==> flow/design.v <==
module datapath #(parameter P_WIDTH=32)(
	input [P_WIDTH-1:0] input_a,
	input [P_WIDTH-1:0] input_b,
	input clk,
	input rst,
	output [P_WIDTH-1:0] out
	);
wire [P_WIDTH-1:0] mult_result;
wire [P_WIDTH-1:0] adder_out;
reg [P_WIDTH-1:0] adder_out_reg;
assign mult_result = input_a * input_b;
assign adder_out  = adder_out_reg + mult_result;
assign out = adder_out_reg;
always @(posedge clk)
 if (rst ==1) 
	adder_out_reg <= adder_out;
 else
	adder_out_reg <= 0;
endmodule
module controller #(parameter P_ADDR_WIDTH=8, parameter P_COUNT=100)(
	input clk,
	input rst,
	output reg out_rst,
	output reg ce_0,
	output reg ce_1,
	output reg we_0,
	output reg we_1,
	input  [P_ADDR_WIDTH-1:0] cjob_offset,
	output [P_ADDR_WIDTH-1:0] address_0,
	output [P_ADDR_WIDTH-1:0] address_1,
	input fin_buf_empty,
	output reg fin_rd_en,
	input fout_buf_full,
	output reg fout_wr_en,
	output reg cjob_load_en,
	output reg cjob_out_en
);
parameter IDLE= 7'b0000001,JOB_LOAD= 7'b0000010,  PREP=7'b0000100, PROCESSING = 7'b0001000, WRITE_BACK=7'b0010000, WAIT_Q=7'b0100000, WRITE_Q=7'b1000000;
reg [6:0] curr_state;
reg [6:0] next_state;
reg [P_ADDR_WIDTH-1:0] counter;
reg [P_ADDR_WIDTH-1:0] offset;
always @(curr_state,fin_buf_empty,counter,fout_buf_full)
begin
	next_state=5'b00000;
	case (curr_state)	
		IDLE:
			if(!fin_buf_empty)
				next_state=IDLE;
			else
				next_state=JOB_LOAD;
		JOB_LOAD:
			next_state=PREP;
		PREP:
			next_state=PROCESSING;
		PROCESSING:
			if(counter<P_COUNT-1+offset)			
				next_state = PROCESSING;
			else
				next_state = WRITE_BACK;
		WRITE_BACK:
			next_state=WAIT_Q;
		WAIT_Q:
			if(!fout_buf_full)
				next_state=WAIT_Q;
			else
				next_state=WRITE_Q;
		WRITE_Q:
			next_state=IDLE;
		default:
			next_state=IDLE;
	endcase
end
always @(posedge clk)       
begin
	if(rst==1)
		curr_state <= IDLE;
	else
		curr_state <= next_state;
end
always @(posedge clk)       
begin
	case(curr_state)
		IDLE:	begin
			out_rst<=0;
			ce_0<=0;
			ce_1<=0;
			we_0<=0;
			we_1<=0;
			counter <= 0;
			fin_rd_en<=0;
			fout_wr_en<=0;
			cjob_load_en<=0;
			cjob_out_en<=0;
			offset<=0;
			end
		JOB_LOAD:
			begin
			fin_rd_en<=1;
			cjob_load_en<=1;
			end
		PREP:
			begin
			fin_rd_en<=0;
			ce_0<=1;
			ce_1<=1;
			we_0<=0;
			we_1<=0;
			cjob_load_en<=0;
			counter<=cjob_offset;
			offset<=cjob_offset;
			end
		PROCESSING:
			begin
			cjob_load_en<=0;
			out_rst<=1;
			counter<= counter+1;
			end
		WRITE_BACK:
			begin
			ce_1<=0;
			we_0<=1;
			counter<=counter+P_COUNT;
			end
		WAIT_Q:
			begin
			ce_0<=0;
			counter<=0;
			cjob_out_en<=1;
			end
		WRITE_Q:
			begin
			fout_wr_en<=1;
			cjob_out_en<=1;
			end
		default:
			begin
			end
	endcase
end
assign address_0 = counter<<2;
assign address_1 = (counter+P_COUNT)<<2;
endmodule
module cjob_register #(parameter P_ADDR_WIDTH=16)
(
	input clk,
	input rst,
	input load,
	input out_en,
	input [(3+2+16)-1:0] data_in,
	output reg [(3+2+16)-1:0] data_out
);
reg [(3+2+16)-1:0] current_job;
always @(posedge clk) begin
	if(rst) begin
		data_out = 0;
		current_job = 0;
	end
	else begin
		if (load) current_job = data_in;
		if(out_en) data_out = current_job;
    end
end
endmodule
module dot_product (
	input ap_clk,
	input ap_rst,
	output [16-1:0]  	memory_Addr_A,
	output 						memory_EN_A,
	output 						memory_WEN_A,
	output [32-1:0]	memory_Din_A,
	input  [32-1:0] 	memory_Dout_A,
	output [16-1:0]  	memory_Addr_B,
	output 						memory_EN_B,
	output 						memory_WEN_B,
	output [32-1:0]	memory_Din_B,
	input  [32-1:0] 	memory_Dout_B,
	input 						fifo_in_empty_n,
	input  [(3+2+16)-1:0]	fifo_in_dout,
	output 						fifo_in_read,
	input 						fifo_out_full_n,
	output 						fifo_out_write,
	output [(3+2+16)-1:0]	fifo_out_din
);
	wire 						internal_rst;
	wire 						cjob_load_en;
	wire 						cjob_out_en;
	wire [16-1:0] 		job_offset;
datapath #(32) dp(
	.input_a(memory_Dout_A), 
	.input_b(memory_Dout_B), 
	.clk(ap_clk), 
	.rst(internal_rst), 
	.out(memory_Din_A)
);
controller #(16, 100) ctrl(
	.clk(ap_clk),
	.rst(ap_rst),
	.out_rst(internal_rst),
	.ce_0(memory_EN_A),
	.ce_1(memory_EN_B),
	.we_0(memory_WEN_A),
	.we_1(memory_WEN_B),
	.cjob_offset(job_offset),
	.address_0(memory_Addr_A),
	.address_1(memory_Addr_B),
	.fin_buf_empty(fifo_in_empty_n),
	.fin_rd_en(fifo_in_read),
	.fout_buf_full(fifo_out_full_n),
	.fout_wr_en(fifo_out_write),
	.cjob_load_en(cjob_load_en),
	.cjob_out_en(cjob_out_en)
);
cjob_register cjob_reg(
	.clk(ap_clk),
	.rst(ap_rst),
	.load(cjob_load_en),
	.out_en(cjob_out_en),
	.data_in(fifo_in_dout),
	.data_out(fifo_out_din)
);
assign job_offset = fifo_in_dout[16-1:0];
assign memory_Din_B = 0;
endmodule
---- Tool chain data of dot_product ----
What the tools print for dot_product, step after step.
Line numbers count from 1 in the design file above.
Operators: Yosys type, input widths -> output width; for muxes data width and select width s.
Library cell names are shortened.
The mark n/a stands for no value.
set-up
  design top .............................. dot_product
  clock ................................... ap_clk
  library ................................. sky130hd
  corner .................................. tt_025C_1v80

---- Elaborated design ----
Counts by Yosys on the flattened word-level netlist (proc, flatten, opt, wreduce; memories kept). Register bits leave out memories and registers merged into their read ports (data or address). Print and check cells are left out.
operators by class
  multiplexer cells ....................... 15
  $lt $le $gt $ge ......................... 1
  reductions and logical operators ........ 15
  equal/unequal tests ..................... 7
  $mul .................................... 1
  add/subtract/negate cells ............... 4
operators by type and width
  operator               number
  $mul 32x32->32         1
  $pmux 16 s4            1
  $pmux 7 s6             1
  $lt 16x32->1           1
  $add 32x32->32         1
  $pmux 16 s2            1
  $mux 21                1
  $reduce_bool 2->1      9
  $add 7x16->17 const A  1
  $add 16x1->16 const B  1
  $add 16x7->16 const B  1
  $pmux 1 s2             8
  $reduce_or 2->1        4
  $eq 7x1->1 const B     1
  $eq 7x2->1 const B     1
  $eq 7x3->1 const B     1
  $eq 7x4->1 const B     1
  $eq 7x5->1 const B     1
  $eq 7x6->1 const B     1
  $eq 7x7->1 const B     1
  $mux 7                 1
  $mux 5                 1
  $reduce_bool 4->1      1
  $reduce_or 3->1        1
  $mux 2                 1
bit counts
  register bits ........................... 121
  input port bits ......................... 89
  cells after elaboration ................. 57

---- Depth ----
Longest topological path by Yosys (ltp), each cell counted once; first at word level (registers and memories cut), then after technology mapping (sequential cells cut; the memories' decode and read muxes count).
logic depth
  depth after elaboration ................. 4
  ABC_AREA ................................ 1
  mapped depth ............................ 32

---- Synthesis result ----
The flow's flattened synthesis, as Yosys stat reports it; memories are mapped. The netlist is that of the ABC_AREA named above (0 if unset); the other value can give another one.
The area totals of this step are shown rounded.
cells by type
  type      number  area in all (um2)
  fa_1      438     8768.41
  inv_1     943     3.54E+03
  nand2_1   781     2.93E+03
  ha_1      142     1.78E+03
  dfxtp_1   81      1.62E+03
  edfxtp_1  40      1.2E+03
  buf_4     66      495.475
  nor2_1    112     420.403
  nand3_1   72      360.346
  a21oi_1   69      345.331
  clkbuf_1  84      315.302
  o21ai_0   46      230.221
  xor2_1    23      201.443
  mux2i_1   19      190.182
  a211o_1   21      183.926
  xnor2_1   11      96.342
  buf_2     16      80.077
  nand3b_1  8       60.058
Not listed: further types 37, cells in them 97.
synthesis totals
  sequential area ......................... 2820 um2
  cells in the netlist .................... 3069
  buffer cells ............................ 180
  mapped area ............................. 23500 um2
  flip-flop cells ......................... 121

---- Path before layout ----
Path of least setup slack by OpenSTA after synthesis, without wires, with an ideal clock, recovery checks aside; 20% of the period is set as input and as output delay. Where synthesis merged equal registers, the netlist keeps one of their names.
timing path after synthesis
  kind .................................... input port to flip-flop
  from .................................... input memory_Dout_B[3]
  to ...................................... register dp.adder_out_reg[31]
  arrival time ............................ 7708 ps
  stages on the path ...................... 30
  clock period ............................ 8000 ps
  delay of the path ....................... 6223 ps
  buffers on the path ..................... 2
  setup slack ............................. 177 ps
  time at the first pin ................... 1600 ps
  synthesis period reached ................ 7823 ps
"delay of the path" is the arrival time less input delay plus setup time.
"stages on the path": output pins that drive a net of the path, with the launching flip-flop's if there is one; two outputs of one cell count as two.
"synthesis period reached" = period - worst setup slack (recovery checks aside). The figure is calculated, with input and output delays left at 20% of the set period.
The rows between start and end are the longest chain of elaborated cells between them; the timing report does not say that the signal goes this way. Where chains are equally long, one stands for them.
A line is the first line of the expression or statement that the cell stems from. Yosys adds cells for indexed reads and writes and turns some case tables into memories.
on the way, after synthesis
  cell sequence ........................... clkbuf_1 > buf_1 > nand2_1 > inv_1 > fa_1 > fa_1 > fa_1 > inv_1 > fa_1 > inv_1 > fa_1 > inv_1 > fa_1 > inv_1 > fa_1 > inv_1 > fa_1 > inv_1 > ha_1 > a21oi_1 > o21ai_0 > inv_1 > nor2_1 > nor2_1 > nand3_1 > a21o_1 > a21oi_1 > nand3_1 > nand2_1 > nor2_1
  length of the longest elaborated chain .. 2
  elaborated cells on any way between the ends .. 2
  source lines of those cells ............. 2
  classes of those cells .................. add/sub (1); mul (1)
RTL lines, path after synthesis
  item             line  text
  start, declared  177   input [32-1:0] memory_Dout_B,
  $mul 32x32->32   11    assign mult_result = input_a * input_b;
  $add 32x32->32   12    assign adder_out  = adder_out_reg + mult_result;
  end, assigned    16    adder_out_reg <= adder_out;
  end, assigned    18    adder_out_reg <= 0;
  end, declared    10    reg [P_WIDTH-1:0] adder_out_reg;

---- Timing after layout ----
Path of least setup slack in the final report of flow run A (OpenROAD, finished layout, wires in). Where an end is a register, its clock arrival counts in the times.
The path's times are printed in steps of 10 ps; the period is the one set.
timing path post-layout
  kind .................................... input port to flip-flop
  from .................................... input memory_Dout_A[12]
  to ...................................... register dp.adder_out_reg[31]
  stages on the path ...................... 29
  clock period ............................ 10400 ps
  arrival time ............................ 10320 ps
  buffers on the path ..................... 3
  setup slack ............................. 410 ps
  time at the first pin ................... 2080 ps
The rows between start and end are the longest chain of elaborated cells between them; the timing report does not say that the signal goes this way. Where chains are equally long, one stands for them.
on the way, post-layout
  cell sequence ........................... clkdlybuf4s50_1 > clkdlybuf4s15_1 > clkbuf_2 > nand2_1 > fa_1 > inv_1 > fa_1 > inv_1 > fa_1 > inv_1 > fa_1 > inv_1 > fa_1 > fa_1 > fa_1 > fa_1 > xnor2_1 > inv_1 > nand2_1 > nand2_1 > nand2_1 > inv_2 > nor2_1 > nand3_1 > nand2_1 > nand2_1 > nand3_1 > nand2_1 > nor2_1
  length of the longest elaborated chain .. 2
  elaborated cells on any way between the ends .. 2
  source lines of those cells ............. 2
  classes of those cells .................. add/sub (1); mul (1)
RTL lines, path post-layout
  item             line  text
  start, declared  172   input [32-1:0] memory_Dout_A,
  $mul 32x32->32   11    assign mult_result = input_a * input_b;
  $add 32x32->32   12    assign adder_out  = adder_out_reg + mult_result;
  end, assigned    16    adder_out_reg <= adder_out;
  end, assigned    18    adder_out_reg <= 0;
  end, declared    10    reg [P_WIDTH-1:0] adder_out_reg;

Subject: flow runs of dot_product

Hi,

Record of 4 stored runs of the RTL-to-layout flow on dot_product, platform sky130hd. The runs are unordered. Constraints: input delay and output delay 20% of the set period each, output load 0.01 pF.
"reached clock period" means the clock period less the worst setup slack. The figure is calculated, with input and output delays left at 20% of the set period.
"worst path time" means the part of the period allowed to the worst setup path (the constraints hold back 20% at inputs and 20% at outputs) less its slack; where the path has registers, the arrival times of their clocks count too.
"worst path time" is known to 10 ps.
The results are shown rounded.

---- flow run A ----
settings
  ABC_AREA = 1
  CAP_MARGIN = 0
  CELL_PAD_IN_SITES_DETAIL_PLACEMENT = 0
  CORE_UTILIZATION = 32
  CTS_CLUSTER_DIAMETER = 175
  CTS_CLUSTER_SIZE = 97
  GPL_ROUTABILITY_DRIVEN = 1
  GPL_TIMING_DRIVEN = 0
  MAX_ROUTING_LAYER = met4
  SETUP_SLACK_MARGIN = 0.19
  SLEW_MARGIN = 35
  TNS_END_PERCENT = 5
  period_ns = 10.4
  CORE_MARGIN = 2
results
  setup slack of the critical path ........ 405 ps
  reached clock period .................... 9995 ps
  standard-cell area after layout ......... 27000 um2
  overall die area ........................ 75600 um2
  chip area after synthesis (Yosys) ....... 23500 um2
  sum of negative setup slack ............. 0 ps
  worst path time ......................... 7910 ps
  type of the worst setup path ............ input port to flip-flop

---- flow run B ----
settings
  ABC_AREA = 1
  CORE_ASPECT_RATIO = 0.72
  CORE_MARGIN = 2
  CORE_UTILIZATION = 57
  CTS_CLUSTER_DIAMETER = 56
  CTS_CLUSTER_SIZE = 100
  GPL_ROUTABILITY_DRIVEN = 0
  GPL_TIMING_DRIVEN = 0
  MIN_ROUTING_LAYER = met1
  PLACE_DENSITY_LB_ADDON = 0.21
  SETUP_SLACK_MARGIN = 1.92
  SLEW_MARGIN = 5
  TNS_END_PERCENT = 35
  period_ns = 9.51
  CAP_MARGIN = 20
results
  chip area after synthesis (Yosys) ....... 23500 um2
  worst path time ......................... 6080 ps
  type of the worst setup path ............ input port to flip-flop
  reached clock period .................... 7984 ps
  overall die area ........................ 42900 um2
  standard-cell area after layout ......... 28800 um2
  sum of negative setup slack ............. 0 ps
  setup slack of the critical path ........ 1530 ps

---- flow run C ----
settings
  ABC_AREA = 1
  CORE_ASPECT_RATIO = 1.07
  MIN_ROUTING_LAYER = met2
  PLACE_DENSITY_LB_ADDON = 0.04
  period_ns = 8.0
  CAP_MARGIN = 20
  CORE_MARGIN = 2
  CORE_UTILIZATION = 40
  SLEW_MARGIN = 20
results
  overall die area ........................ 60700 um2
  reached clock period .................... 7800 ps
  chip area after synthesis (Yosys) ....... 23500 um2
  setup slack of the critical path ........ 200 ps
  sum of negative setup slack ............. 0 ps
  standard-cell area after layout ......... 29200 um2
  worst path time ......................... 6200 ps
  type of the worst setup path ............ input port to flip-flop

---- flow run D ----
settings
  CORE_ASPECT_RATIO = 0.71
  CORE_MARGIN = 5
  CORE_UTILIZATION = 62
  GPL_TIMING_DRIVEN = 1
  PLACE_DENSITY = 0.39
  SETUP_SLACK_MARGIN = 1.94
  SLEW_MARGIN = 30
  TNS_END_PERCENT = 25
  period_ns = 6.7
  CAP_MARGIN = 20
results
  standard-cell area after layout ......... 27900 um2
  reached clock period .................... 7488 ps
  chip area after synthesis (Yosys) ....... 22200 um2
  worst path time ......................... 6150 ps
  type of the worst setup path ............ input port to flip-flop
  setup slack of the critical path ........ -788 ps
  overall die area ........................ 39800 um2
  sum of negative setup slack ............. -8900 ps

Regards
